==> flow/design.v <==
module ALU_STAGE (
  input clock_in,
  input [31:0] a_in,
  input [31:0] b_in,
  input [3:0] uop_in,
  output [31:0] result_out
);
reg [31:0] a_q;
reg [31:0] b_q;
reg [3:0] uop_q;
reg [31:0] result_q;
wire [31:0] alu_result;
ALU #(.DATA_WIDTH(32)) alu0 (
  .a_data_in(a_q),
  .b_data_in(b_q),
  .uop_in(uop_q),
  .result_out(alu_result)
);
always @(posedge clock_in) begin
  a_q <= a_in;
  b_q <= b_in;
  uop_q <= uop_in;
  result_q <= alu_result;
end
assign result_out = result_q;
endmodule

module ALU
  #(parameter DATA_WIDTH = 32)(
    input [DATA_WIDTH-1:0]  a_data_in,  
    input [DATA_WIDTH-1:0]  b_data_in,  
    input [3:0]             uop_in,
    output reg [DATA_WIDTH-1:0] result_out
);
always@(*) begin
  case(uop_in)
    4'b0000: result_out = a_data_in + b_data_in;
    4'b0001: result_out = a_data_in - b_data_in;
    4'b0010: result_out = a_data_in|b_data_in;
    4'b0011: result_out = a_data_in&b_data_in;
    4'b0100: result_out = a_data_in^b_data_in;
    4'b1000: result_out = a_data_in;
    4'b1001: result_out = b_data_in;
    4'b1010: result_out = ($signed(a_data_in)<$signed(b_data_in))?32'd1:32'd0;
    4'b1011: result_out = (a_data_in<b_data_in)?32'd1:32'd0;
    4'b1101: result_out = $signed(a_data_in) >>> b_data_in[4:0];
    4'b1110: result_out = a_data_in >> b_data_in[4:0];
    4'b1111: result_out = a_data_in << b_data_in[4:0];
    default: result_out = 32'h00000000;
  endcase
end
endmodule
# [Step by step through the tools: ALU_STAGE]
# Tool output for the design above, in the order of the flow.
# Lines are those of the file above, counted from 1.
# Operators: Yosys type, input widths -> output width; for muxes data width and select width s.
# Library cell names are shortened.
# Not given: n/a
[inputs] top="ALU_STAGE" clock="clock_in" library="sky130hd" corner="tt_025C_1v80"

# [Word-level counts]
# Counts by Yosys on the flattened word-level netlist (proc, flatten, opt, wreduce; memories kept). Register bits leave out memories and registers merged into their read ports (data or address); mux counts leave out enables and synchronous resets folded into registers. Print and check cells are left out.
[op_classes] reduce_and_logical=1 logic=3 n_mux=3 add_sub_neg=2 eq_ne=11 shift=3 compare=2
[ops] op="$pmux 32 s12" count=1
[ops] op="$lt 32x32->1" count=2
[ops] op="$add 32x32->32" count=1
[ops] op="$sub 32x32->32" count=1
[ops] op="$and 32x32->32" count=1
[ops] op="$or 32x32->32" count=1
[ops] op="$xor 32x32->32" count=1
[ops] op="$shl 32x5->32" count=1
[ops] op="$shr 32x5->32" count=1
[ops] op="$sshr 32x5->32" count=1
[ops] op="$eq 4x4->1 const B" count=7
[ops] op="$eq 4x2->1 const B" count=2
[ops] op="$eq 4x1->1 const B" count=1
[ops] op="$eq 4x3->1 const B" count=1
[ops] op="$logic_not 4->1" count=1
[ops] op="$mux 1" count=2
[word_totals] elab_cells=29 output_inout_bits=32 in_bits=69 register_bits=100

# [Longest topological paths]
# Depth = most cells in a row (Yosys ltp): at word level without a register or memory, in the mapped netlist without a sequential cell, where the memories' decode and read muxes count.
[logic_depth] word_depth=3 abc_area=0 ltp_mapped=16 depth_no_buf=13

# [After synthesis]
# The flow's flattened synthesis, as Yosys stat reports it; memories are mapped. The netlist is that of the ABC_AREA named above (0 if unset); the other value can give another one.
[by_type] cell_type="dfxtp_1" count=100 type_area_um2=2001.92
[by_type] cell_type="ha_1" count=99 type_area_um2=1.24E+03
[by_type] cell_type="mux4_2" count=43 type_area_um2=968.429
[by_type] cell_type="nor2_1" count=177 type_area_um2=664.387
[by_type] cell_type="o21ai_0" count=131 type_area_um2=655.629
[by_type] cell_type="a21oi_1" count=111 type_area_um2=555.533
[by_type] cell_type="nand2_1" count=119 type_area_um2=446.678
[by_type] cell_type="mux2i_1" count=38 type_area_um2=380.365
[by_type] cell_type="inv_1" count=86 type_area_um2=322.81
[by_type] cell_type="clkbuf_1" count=76 type_area_um2=285.274
[by_type] cell_type="a22oi_1" count=31 type_area_um2=232.723
[by_type] cell_type="a221oi_1" count=26 type_area_um2=227.718
[by_type] cell_type="a211oi_1" count=22 type_area_um2=165.158
[by_type] cell_type="a21o_1" count=20 type_area_um2=150.144
[by_type] cell_type="nor3_1" count=29 type_area_um2=145.139
[by_type] cell_type="nand3_1" count=26 type_area_um2=130.125
[by_type] cell_type="o211ai_1" count=15 type_area_um2=112.608
[by_type] cell_type="mux2_2" count=8 type_area_um2=90.086
# Not listed: further types 71, cells in them 268.
[synth_totals] sequential_area_um2=2001.9 area_um2=10816.6 buffers=105 flip_flops=100 cell_count=1425
# By module: a second synthesis without flattening, with its own total; a netlist apart from the flattened one above.
[unflattened] hier_cells=1354 hier_area_um2=10759.1
# Rows give one instance, submodules left out.
[modules] module="ALU (DATA_WIDTH=32)" area_um2=8757.1 cells=1254 n_inst=1 seq_area_um2=0.0
[modules] module="ALU_STAGE" area_um2=2001.9 cells=100 n_inst=1 seq_area_um2=2001.9

# [Worst setup path after synthesis]
# Path of least setup slack by OpenSTA after synthesis, without wires, with an ideal clock, recovery checks aside; 20% of the period is set as input and as output delay. Where synthesis merged equal registers, the netlist keeps one of their names.
[synth_timing] path_type="register to register" startpoint="reg b_q[2]" endpoint="reg result_q[26]" t_first_pin_ns=0.000 path_stages=17 n_path_buf=4 arrival_time_ns=4.246 path_delay_ns=4.366 slack_ns=-0.366 required_ns=3.880 clock_period_ns=4.0 setup_time_ns=0.120 synth_period_reached_ns=4.366
# "path_delay_ns" is the arrival time less input delay plus setup time.
# "path_stages" counts driving pins, that of a launching flip-flop among them; a cell with two outputs on the path counts twice.
# "synth_period_reached_ns" is the clock period less the worst setup slack; recovery checks do not enter. This is arithmetic on one report: input and output delays are still those of the set period (20% each).
# Between the ends stands the longest chain of elaborated cells between them, by number of cells; it is not shown to be the way that was timed. Of several equally long chains one is given.
# A line is the first line of the expression or statement that the cell stems from. Yosys adds cells for indexed reads and writes and turns some case tables into memories.
[synth_via] path_cell_list="dfxtp_1 clkbuf_1 inv_2 buf_1 clkbuf_1 buf_1 ha_1 a21o_1 a221oi_4 a21oi_2 a311o_1 a31oi_4 o221ai_2 o21ai_2 o41ai_1 a221o_1 a211o_1" elab_chain_len=2 cone_cells=6 lines_between=6 classes_between="2 x add/sub; 3 x shift; 1 x mux"
[synth_lines] item="start: declaration" line=9 rtl="reg [31:0] b_q;"
[synth_lines] item="start: assignment" line=21 rtl="b_q <= b_in;"
[synth_lines] item="$sub 32x32->32" line=38 rtl="4'b0001: result_out = a_data_in - b_data_in;"
[synth_lines] item="$pmux 32 s12" line=36 rtl="case(uop_in)"
[synth_lines] item="end: assignment" line=23 rtl="result_q <= alu_result;"
[synth_lines] item="end: declaration" line=11 rtl="reg [31:0] result_q;"

# [Path in the finished layout]
# Path of least setup slack in the final report of run A (OpenROAD, finished layout, wires in). Where an end is a register, its clock arrival counts in the times.
[layout_timing] path_type="register to register" startpoint="reg a_q[9]" endpoint="reg result_q[27]" required_ns=4.85 slack_ns=0.83 t_first_pin_ns=0.36 path_stages=13 clock_period_ns=4.56 arrival_time_ns=4.02 setup_time_ns=0.07 n_path_buf=0
[layout_via] path_cell_list="dfxtp_1 inv_1 ha_1 or3_1 or3_1 nor3_2 nand2_1 a21oi_1 a211oi_1 o21ba_1 or4_1 a21o_1 o21ai_1"
[layout_lines] item="start: declaration" line=8 rtl="reg [31:0] a_q;"
[layout_lines] item="start: assignment" line=20 rtl="a_q <= a_in;"
[layout_lines] item="end: assignment" line=23 rtl="result_q <= alu_result;"
[layout_lines] item="end: declaration" line=11 rtl="reg [31:0] result_q;"
# Chain of elaborated cells between the ends: none given.

Subject: flow runs of ALU_STAGE

Hi,

Flow measurements of ALU_STAGE on sky130hd: 4 stored runs with different settings, listed in no order. Input and output delays are each 20% of the period that was set; the output load is 0.01 pF.
By "achieved clock period" is meant the clock period of the run minus its worst setup slack. This is arithmetic on one report: input and output delays are still those of the set period (20% each).
By "worst setup path time" is meant the share of the clock period that the worst setup path is allowed (20% is reserved at inputs, 20% at outputs), minus its slack. Clock arrival times at its registers enter into it.
By "power" is meant OpenSTA's value without simulated activity: inputs other than the clock are taken to toggle once in ten clock periods, and the tool carries that through the logic.
[run A] settings: ABC_AREA=0, CELL_PAD_IN_SITES_DETAIL_PLACEMENT=0, CORE_MARGIN=2, CORE_UTILIZATION=46, CTS_CLUSTER_DIAMETER=198, CTS_CLUSTER_SIZE=56, GPL_ROUTABILITY_DRIVEN=1, HOLD_SLACK_MARGIN=-0.05, PLACE_DENSITY_LB_ADDON=0.13, TNS_END_PERCENT=75, period_ns=4.56, CAP_MARGIN=20, SLEW_MARGIN=20
[run A] result: chip area after synthesis (Yosys) 10816.6 um2, die area 24757.4 um2, standard-cell area of the final layout 12469.5 um2, utilization 0.536, worst setup slack after layout 0.833 ns, total negative slack 0.000 ns, worst hold slack 0.573 ns, power 0.003048 W, achieved clock period 3.727 ns, worst setup path time 3.73 ns, worst setup path kind register to register
[run B] settings: ABC_AREA=1, CAP_MARGIN=10, CELL_PAD_IN_SITES_GLOBAL_PLACEMENT=2, CORE_ASPECT_RATIO=0.81, CORE_MARGIN=7, CORE_UTILIZATION=26, CTS_CLUSTER_SIZE=58, GPL_TIMING_DRIVEN=0, MIN_ROUTING_LAYER=met2, PLACE_DENSITY_LB_ADDON=0.24, SETUP_SLACK_MARGIN=-0.3, SLEW_MARGIN=30, TNS_END_PERCENT=75, period_ns=5.5
[run B] result: did not finish, routing stopped with GRT-0116
[run C] settings: ABC_AREA=1, CAP_MARGIN=10, CELL_PAD_IN_SITES_GLOBAL_PLACEMENT=3, CORE_MARGIN=7, CTS_CLUSTER_SIZE=58, MIN_ROUTING_LAYER=met2, PLACE_DENSITY_LB_ADDON=0.17, SETUP_SLACK_MARGIN=-0.2, SLEW_MARGIN=10, TNS_END_PERCENT=75, period_ns=5.5, CORE_UTILIZATION=40
[run C] result: did not finish, placement stopped with FLW-0024
[run D] settings: ABC_AREA=0, CAP_MARGIN=10, CELL_PAD_IN_SITES_DETAIL_PLACEMENT=2, CELL_PAD_IN_SITES_GLOBAL_PLACEMENT=1, CORE_ASPECT_RATIO=1.36, CORE_MARGIN=10, CORE_UTILIZATION=44, CTS_CLUSTER_SIZE=32, GPL_ROUTABILITY_DRIVEN=0, HOLD_SLACK_MARGIN=0.3, MIN_ROUTING_LAYER=met2, PLACE_DENSITY_LB_ADDON=0.15, SETUP_SLACK_MARGIN=0.01, SLEW_MARGIN=30, TNS_END_PERCENT=45, period_ns=2.14
[run D] result: did not finish, placement stopped with DPL-0033

Regards
